==> flow/design.v <==
module LASER (
    input CLK,
    input RST,
    input [3:0] X,
    input [3:0] Y,
    output reg [3:0] C1X,
    output reg [3:0] C1Y,
    output reg [3:0] C2X,
    output reg [3:0] C2Y,
    output reg DONE
);
    localparam S_IDLE           = 4'd0;
    localparam S_READ           = 4'd1;
    localparam S_INIT_C1        = 4'd2;
    localparam S_CALC_C1        = 4'd3;
    localparam S_UPDATE_C1      = 4'd4;
    localparam S_INIT_C2        = 4'd5;
    localparam S_CALC_C2        = 4'd6;
    localparam S_UPDATE_C2      = 4'd7;
    localparam S_CHECK_CONV     = 4'd8;
    localparam S_DONE           = 4'd9;
    localparam S_WAIT           = 4'd10;
    reg [3:0] state;
    reg [5:0] pixel_count;
    reg [3:0] X_MEM [0:39];
    reg [3:0] Y_MEM [0:39];
    reg [5:0] mark_data;        
    reg [3:0] index_X, index_Y; 
    reg [5:0] current_hit_count;
    reg [5:0] best_hit_count;
    reg [3:0] best_c1x, best_c1y;
    reg [3:0] best_c2x, best_c2y;
    reg [3:0] old_c1x, old_c1y, old_c2x, old_c2y;
    reg p0_scan, p1_scan, p2_scan, p3_scan;    
    reg p0_fix,  p1_fix,  p2_fix,  p3_fix;     
    reg hit0, hit1, hit2, hit3;                
    reg [3:0] fixed_cx, fixed_cy;
    always @(posedge CLK or posedge RST) begin
        if (RST) begin
            state <= S_IDLE;
            pixel_count <= 0;
            DONE <= 0;
            C1X <= 0; C1Y <= 0; C2X <= 0; C2Y <= 0;
            mark_data <= 0;
            index_X <= 0; index_Y <= 0;
            current_hit_count <= 0; best_hit_count <= 0;
            best_c1x <= 0; best_c1y <= 0; best_c2x <= 0; best_c2y <= 0;
        end
        else begin
            case(state)
                S_IDLE: begin
                    DONE <= 0;
                    state <= S_READ;
                    best_c1x <= 0; best_c1y <= 0; best_c2x <= 0; best_c2y <= 0;
                    X_MEM[pixel_count] <= X;
                    Y_MEM[pixel_count] <= Y;
                    pixel_count <= pixel_count + 1;
                end
                S_READ: begin
                    X_MEM[pixel_count] <= X;
                    Y_MEM[pixel_count] <= Y;
                    if (pixel_count >= 39) begin
                        pixel_count <= 0;
                        state <= S_INIT_C1; 
                    end
                    else begin
                        pixel_count <= pixel_count + 1;
                    end
                end
                S_INIT_C1: begin
                    index_X <= 0;
                    index_Y <= 0;
                    best_hit_count <= 0; 
                    old_c1x <= best_c1x; old_c1y <= best_c1y;
                    old_c2x <= best_c2x; old_c2y <= best_c2y;
                    state <= S_CALC_C1;
                    mark_data <= 0;
                    current_hit_count <= 0;
                end
                S_CALC_C1: begin
                    current_hit_count <= current_hit_count + hit0 + hit1 + hit2 + hit3;
                    if (mark_data == 36) begin
                        state <= S_UPDATE_C1;
                        mark_data <= 0;
                    end
                    else begin
                        mark_data <= mark_data + 4;
                    end
                end
                S_UPDATE_C1: begin
                    if (current_hit_count >= best_hit_count) begin
                        best_hit_count <= current_hit_count;
                        best_c1x <= index_X;
                        best_c1y <= index_Y;
                    end
                    current_hit_count <= 0;
                    if (index_X == 15 && index_Y == 15) begin
                        state <= S_INIT_C2;
                    end
                    else begin
                        if (index_X == 15) begin
                            index_X <= 0;
                            index_Y <= index_Y + 1;
                        end else begin
                            index_X <= index_X + 1;
                        end
                        state <= S_CALC_C1; 
                    end
                end
                S_INIT_C2: begin
                    index_X <= 0;
                    index_Y <= 0;
                    best_hit_count <= 0; 
                    state <= S_CALC_C2;
                    mark_data <= 0;
                    current_hit_count <= 0;
                end
                S_CALC_C2: begin
                    current_hit_count <= current_hit_count + hit0 + hit1 + hit2 + hit3;
                    if (mark_data == 36) begin
                        state <= S_UPDATE_C2;
                        mark_data <= 0;
                    end
                    else begin
                        mark_data <= mark_data + 4;
                    end
                end
                S_UPDATE_C2: begin
                    if (current_hit_count >= best_hit_count) begin
                        best_hit_count <= current_hit_count;
                        best_c2x <= index_X;
                        best_c2y <= index_Y;
                    end
                    current_hit_count <= 0;
                    if (index_X == 15 && index_Y == 15) begin
                        state <= S_CHECK_CONV; 
                    end
                    else begin
                        if (index_X == 15) begin
                            index_X <= 0;
                            index_Y <= index_Y + 1;
                        end else begin
                            index_X <= index_X + 1;
                        end
                        state <= S_CALC_C2;
                    end
                end
                S_CHECK_CONV: begin
                    if (old_c1x == best_c1x && old_c1y == best_c1y && 
                        old_c2x == best_c2x && old_c2y == best_c2y) begin
                        state <= S_DONE;
                    end
                    else begin
                        state <= S_INIT_C1;
                    end
                end
                S_DONE: begin
                    C1X <= best_c1x; C1Y <= best_c1y;
                    C2X <= best_c2x; C2Y <= best_c2y;
                    DONE <= 1;
                    state <= S_WAIT;
                end
                S_WAIT: begin
                    DONE <= 0;
                    state <= S_IDLE;
                end
                default: state <= S_IDLE;
            endcase
        end
    end
    function check_hit;
        input [3:0] tx, ty, cx, cy;
        reg [3:0] abs_dx, abs_dy;
        begin
            abs_dx = (tx >= cx) ? (tx - cx) : (cx - tx);
            abs_dy = (ty >= cy) ? (ty - cy) : (cy - ty);
            if ( (abs_dx + abs_dy <= 4) || (abs_dx == 2 && abs_dy == 3) || (abs_dx == 3 && abs_dy == 2) )
                check_hit = 1'b1;
            else
                check_hit = 1'b0;
        end
    endfunction
    always @(*) begin
        if (state == S_CALC_C1) begin
            fixed_cx = best_c2x;
            fixed_cy = best_c2y;
        end
        else begin 
            fixed_cx = best_c1x;
            fixed_cy = best_c1y;
        end
    end
    always @(*) begin
        p0_scan = check_hit(X_MEM[mark_data],   Y_MEM[mark_data],   index_X, index_Y);
        p1_scan = check_hit(X_MEM[mark_data+1], Y_MEM[mark_data+1], index_X, index_Y);
        p2_scan = check_hit(X_MEM[mark_data+2], Y_MEM[mark_data+2], index_X, index_Y);
        p3_scan = check_hit(X_MEM[mark_data+3], Y_MEM[mark_data+3], index_X, index_Y);
        p0_fix = check_hit(X_MEM[mark_data],   Y_MEM[mark_data],   fixed_cx, fixed_cy);
        p1_fix = check_hit(X_MEM[mark_data+1], Y_MEM[mark_data+1], fixed_cx, fixed_cy);
        p2_fix = check_hit(X_MEM[mark_data+2], Y_MEM[mark_data+2], fixed_cx, fixed_cy);
        p3_fix = check_hit(X_MEM[mark_data+3], Y_MEM[mark_data+3], fixed_cx, fixed_cy);
        hit0 = p0_scan || p0_fix;
        hit1 = p1_scan || p1_fix;
        hit2 = p2_scan || p2_fix;
        hit3 = p3_scan || p3_fix;
    end
endmodule
From RTL to reports: LASER
What the tools print for LASER, step after step.
Line numbers count from 1 in the design file above.
Library cell names are shortened.
The mark -- stands for no value.

set-up
  design top = LASER
  clock port = CLK
  cell library = sky130hd
  timing corner = tt_025C_1v80

Word level
Source: Yosys, flattened and elaborated. Widths are those after wreduce. Registers that Yosys merges into a memory's read port (data or address) are not register bits. Print and check cells do not count.

storage and ports
  cells after elaboration = 796
  register bits after elaboration = 405
  input bits = 10
  output and inout bits = 17

cells by class
  $add $sub $neg = 51
  equal/unequal tests = 291
  bitwise operators = 1
  reduce/logical cells = 106
  muxes and demuxes = 221
  order comparisons = 26

operators by type and width
  kind                                                  count
  case mux 4 bit (select 40 bit)                        8
  two-way mux 4 bit                                     189
  == test 6 x 5 -> 1 bit (second input constant)        80
  == test 6 x 4 -> 1 bit (second input constant)        40
  == test 6 bit (second input constant)                 40
  == test 4 x 2 -> 1 bit (second input constant)        34
  subtractor 4 bit                                      32
  AND reduction 3 bit                                   42
  == test 6 x 3 -> 1 bit (second input constant)        20
  != test 2 x 1 -> 1 bit (second input constant)        42
  >= comparator 4 bit                                   16
  == test 6 x 2 -> 1 bit (second input constant)        10
  case mux 6 bit (select 2 bit)                         4
  case mux 4 bit (select 2 bit)                         6
  adder 4 x 4 -> 5 bit                                  8
  <= comparator 5 x 3 -> 1 bit (second input constant)  8
  case mux 4 bit (select 10 bit)                        1
  == test 6 x 1 -> 1 bit (second input constant)        5
  logical NOT 6 bit                                     5
  adder 6 x 1 -> 6 bit                                  4
  logical AND 1 bit                                     20
  logical OR 1 bit                                      20
  == test 4 bit (second input constant)                 5
  two-way mux 6 bit                                     3
  == test 4 x 3 -> 1 bit (second input constant)        4
  == test 4 bit                                         4
  != test 2 bit (second input constant)                 6
  adder 6 x 1 -> 6 bit (second input constant)          2

Not listed: further kinds 16, cells in them 38.

Depth
Yosys ltp: most cells in a row. Word level: on the elaborated netlist, between registers, memories and ports. Mapped: between sequential cells and ports; inverters and the memories' decode and read muxes count.

logic depth
  depth after elaboration = 15
  ABC_AREA = 1
  depth in mapped cells = 39
  mapped depth without buffers = 39

Synthesis result
The flow's flattened synthesis, as Yosys stat reports it; memories are mapped. The netlist is that of the ABC_AREA named above (0 if unset); the other value can give another one.

synthesis totals
  synthesis area = 22689.3 um2
  flip-flop cells = 410
  buffer cells = 54
  cell count = 2294
  sequential part of the area = 11942.7 um2

cells by type
  cell      count  area in all (um2)
  edfxtp_1  336    1.01E+04
  ha_1      168    2.1E+03
  nand2_1   533    2E+03
  dfrtp_1   73     1.83E+03
  inv_1     342    1.28E+03
  fa_1      43     860.826
  nand3_1   117    585.562
  nor2_1    146    548.026
  a21oi_1   89     445.427
  o21ai_0   74     370.355
  o22ai_1   56     350.336
  xor2_1    37     324.061
  xnor2_1   32     280.269
  nand4_1   42     262.752
  nand3b_1  18     135.13
  clkbuf_1  33     123.869
  a211oi_1  16     120.115
  a221oi_1  13     113.859

Other cell types: 29; their cells: 126.

Timing after synthesis
Source: OpenSTA report_checks on the synthesized netlist (no wires, ideal clock, input and output delay 20% of the period each), path of least setup slack; recovery checks are left aside. Register names are those of the netlist, which keeps one name where synthesis merged equal registers.

path after synthesis
  path kind = flip-flop to flip-flop
  start = reg mark_data[2]
  end = reg current_hit_count[4]
  time at the first pin = 0.000 ns
  period = 6.6 ns
  slack = 0.662 ns
  library setup time = 0.130 ns
  stages on the path = 31
  required time = 6.470 ns
  path buffers = 1
  delay of the path = 5.938 ns
  arrival = 5.808 ns
  synthesis period reached = 5.938 ns

"delay of the path" = arrival - input delay + setup time.
"stages on the path" counts driving pins, that of a launching flip-flop among them; a cell with two outputs on the path counts twice.
"synthesis period reached" is the clock period less the worst setup slack; recovery checks do not enter. This is arithmetic on one report: input and output delays are still those of the set period (20% each).
Between the ends stands the longest chain of elaborated cells between them, by number of cells; it is not shown to be the way that was timed. Of several equally long chains one is given.
A line is the first line of the expression or statement that the cell stems from. Yosys adds cells for indexed reads and writes and turns some case tables into memories.
At most two assigning lines are given for a register; there are more.

between the ends, after synthesis
  path through = dfrtp_1 inv_1 ha_1 nand3_2 nand2_1 nor3_4 nand2_4 buf_2 o21ai_0 inv_1 fa_1 o21bai_1 nand3_1 nand2_1 inv_1 fa_1 inv_1 o21ai_0 nand2_1 a211oi_1 nor2_1 nand2_1 nor2_1 fa_1 inv_1 fa_1 fa_1 nand2_1 nor2_1 nand3_1 a21oi_1
  cells in the longest elaborated chain = 15
  elaborated cells between the ends (all ways) = 332
  those cells by class = 47 x add/sub; 24 x compare; 188 x eq/ne; 33 x mux; 40 x reduce/logical

RTL lines, path after synthesis
  element                         line  text
  start: declaration              27    reg [5:0] mark_data;
  start: assignment               87    mark_data <= mark_data + 4;
  start: assignment               125   mark_data <= mark_data + 4;
  == test 6 bit                   194   p0_scan = check_hit(X_MEM[mark_data],   Y_MEM[mark_data],   index_X, index_Y);
  case mux 4 bit (select 40 bit)  194
  subtractor 4 bit                175   abs_dx = (tx >= cx) ? (tx - cx) : (cx - tx);
  two-way mux 4 bit               175
  adder 4 x 4 -> 5 bit            177   if ( (abs_dx + abs_dy <= 4) || (abs_dx == 2 && abs_dy == 3) || (abs_dx == 3 && abs_dy == 2) )
  <= comparator 5 x 3 -> 1 bit    177
  logical OR 1 bit x2             177
  two-way mux 1 bit               177
  logical OR 1 bit                202   hit0 = p0_scan || p0_fix;
  adder 6 x 1 -> 6 bit x4         119   current_hit_count <= current_hit_count + hit0 + hit1 + hit2 + hit3;
  case mux 6 bit (select 2 bit)   50    case(state)
  end: assignment                 81    current_hit_count <= current_hit_count + hit0 + hit1 + hit2 + hit3;
  end: assignment                 119
  end: declaration                29    reg [5:0] current_hit_count;

Path in the finished layout
From the final timing report of stored run 1: the path of least setup slack in the routed layout; clock arrival at registers is part of the times.

path post-layout
  path kind = flip-flop to flip-flop
  start = reg mark_data[2]
  end = reg current_hit_count[4]
  time at the first pin = 0.57 ns
  arrival = 6.06 ns
  period = 4.08 ns
  required time = 4.52 ns
  path buffers = 4
  stages on the path = 38
  slack = -1.53 ns
  library setup time = 0.12 ns

Between the ends stands the longest chain of elaborated cells between them, by number of cells; it is not shown to be the way that was timed. Of several equally long chains one is given.
At most two assigning lines are given for a register; there are more.

between the ends, post-layout
  path through = dfrtp_2 inv_2 buf_4 ha_4 inv_4 nor2_4 buf_12 buf_12 buf_4 nand2_1 nand2_1 a21oi_2 nand4_1 o21ai_4 inv_2 ha_4 nand3_2 nand2_2 [... 2 more ...] nand2_2 fa_1 inv_1 o21ai_1 nor2_1 nor2_1 nand3_1 nand2_1 o21bai_4 nor2_4 fa_1 inv_2 fa_2 fa_2 nand2_2 nor2_1 nand3_1 a21oi_1
  cells in the longest elaborated chain = 15
  elaborated cells between the ends (all ways) = 332
  those cells by class = 47 x add/sub; 24 x compare; 188 x eq/ne; 33 x mux; 40 x reduce/logical

RTL lines, path post-layout
  element                         line  text
  start: declaration              27    reg [5:0] mark_data;
  start: assignment               87    mark_data <= mark_data + 4;
  start: assignment               125   mark_data <= mark_data + 4;
  == test 6 bit                   194   p0_scan = check_hit(X_MEM[mark_data],   Y_MEM[mark_data],   index_X, index_Y);
  case mux 4 bit (select 40 bit)  194
  subtractor 4 bit                175   abs_dx = (tx >= cx) ? (tx - cx) : (cx - tx);
  two-way mux 4 bit               175
  adder 4 x 4 -> 5 bit            177   if ( (abs_dx + abs_dy <= 4) || (abs_dx == 2 && abs_dy == 3) || (abs_dx == 3 && abs_dy == 2) )
  <= comparator 5 x 3 -> 1 bit    177
  logical OR 1 bit x2             177
  two-way mux 1 bit               177
  logical OR 1 bit                202   hit0 = p0_scan || p0_fix;
  adder 6 x 1 -> 6 bit x4         119   current_hit_count <= current_hit_count + hit0 + hit1 + hit2 + hit3;
  case mux 6 bit (select 2 bit)   50    case(state)
  end: assignment                 81    current_hit_count <= current_hit_count + hit0 + hit1 + hit2 + hit3;
  end: assignment                 119
  end: declaration                29    reg [5:0] current_hit_count;

# Flow runs of LASER

Measured results for LASER: 3 stored runs of the Yosys and OpenROAD flow on sky130hd. The settings differ; the order carries no meaning. The constraints put input and output delay at 20% of the set period each and load the outputs with 0.01 pF.
"worst setup path time (ns)" = time allowed to the worst setup path (clock period - input delay - output delay, where it has them) - its slack; a late launch clock adds to it, a late capture clock takes from it.

settings of stored run 1
{
  "ABC_AREA": 1,
  "CELL_PAD_IN_SITES_GLOBAL_PLACEMENT": 1,
  "CTS_CLUSTER_DIAMETER": 267,
  "MIN_ROUTING_LAYER": "met1",
  "SETUP_SLACK_MARGIN": -0.14,
  "SLEW_MARGIN": 10,
  "period_ns": 4.08,
  "CAP_MARGIN": 20,
  "CORE_MARGIN": 2,
  "CORE_UTILIZATION": 40
}
report of stored run 1
yosys chip area after synthesis (um^2): 22689.3
finish__design__die__area: 58643.9
finish__design__instance__area__stdcell: 29731.0
finish__design__instance__utilization: 0.5283
finish__timing__setup__ws: -1.533
finish__timing__setup__tns: -8.544
finish__timing__hold__ws: 0.370
worst setup path time (ns): 5.61
worst setup path kind: flip-flop to flip-flop

settings of stored run 2
{
  "CTS_CLUSTER_DIAMETER": 239,
  "MIN_ROUTING_LAYER": "met2",
  "SETUP_SLACK_MARGIN": -0.3,
  "period_ns": 5.52,
  "CAP_MARGIN": 20,
  "CORE_MARGIN": 2,
  "CORE_UTILIZATION": 40,
  "SLEW_MARGIN": 20
}
report of stored run 2
yosys chip area after synthesis (um^2): 21964.8
finish__design__die__area: 56803.6
finish__design__instance__area__stdcell: 28005.6
finish__design__instance__utilization: 0.5184
finish__timing__setup__ws: -0.790
finish__timing__setup__tns: -4.096
finish__timing__hold__ws: 0.379
worst setup path time (ns): 6.31
worst setup path kind: flip-flop to flip-flop

settings of stored run 3
{
  "CELL_PAD_IN_SITES_GLOBAL_PLACEMENT": 1,
  "CORE_ASPECT_RATIO": 1.71,
  "CORE_MARGIN": 7,
  "CORE_UTILIZATION": 28,
  "CTS_CLUSTER_DIAMETER": 277,
  "GPL_ROUTABILITY_DRIVEN": 0,
  "GPL_TIMING_DRIVEN": 0,
  "HOLD_SLACK_MARGIN": 0.01,
  "MIN_ROUTING_LAYER": "met2",
  "PLACE_DENSITY_LB_ADDON": 0.2,
  "SETUP_SLACK_MARGIN": 1.98,
  "SLEW_MARGIN": 40,
  "TNS_END_PERCENT": 45,
  "period_ns": 7.38,
  "CAP_MARGIN": 20
}
report of stored run 3
yosys chip area after synthesis (um^2): 21964.8
finish__design__die__area: 86768.5
finish__design__instance__area__stdcell: 26993.4
finish__design__instance__utilization: 0.3470
finish__timing__setup__ws: 0.790
finish__timing__setup__tns: 0.000
finish__timing__hold__ws: 0.379
worst setup path time (ns): 6.59
worst setup path kind: flip-flop to flip-flop
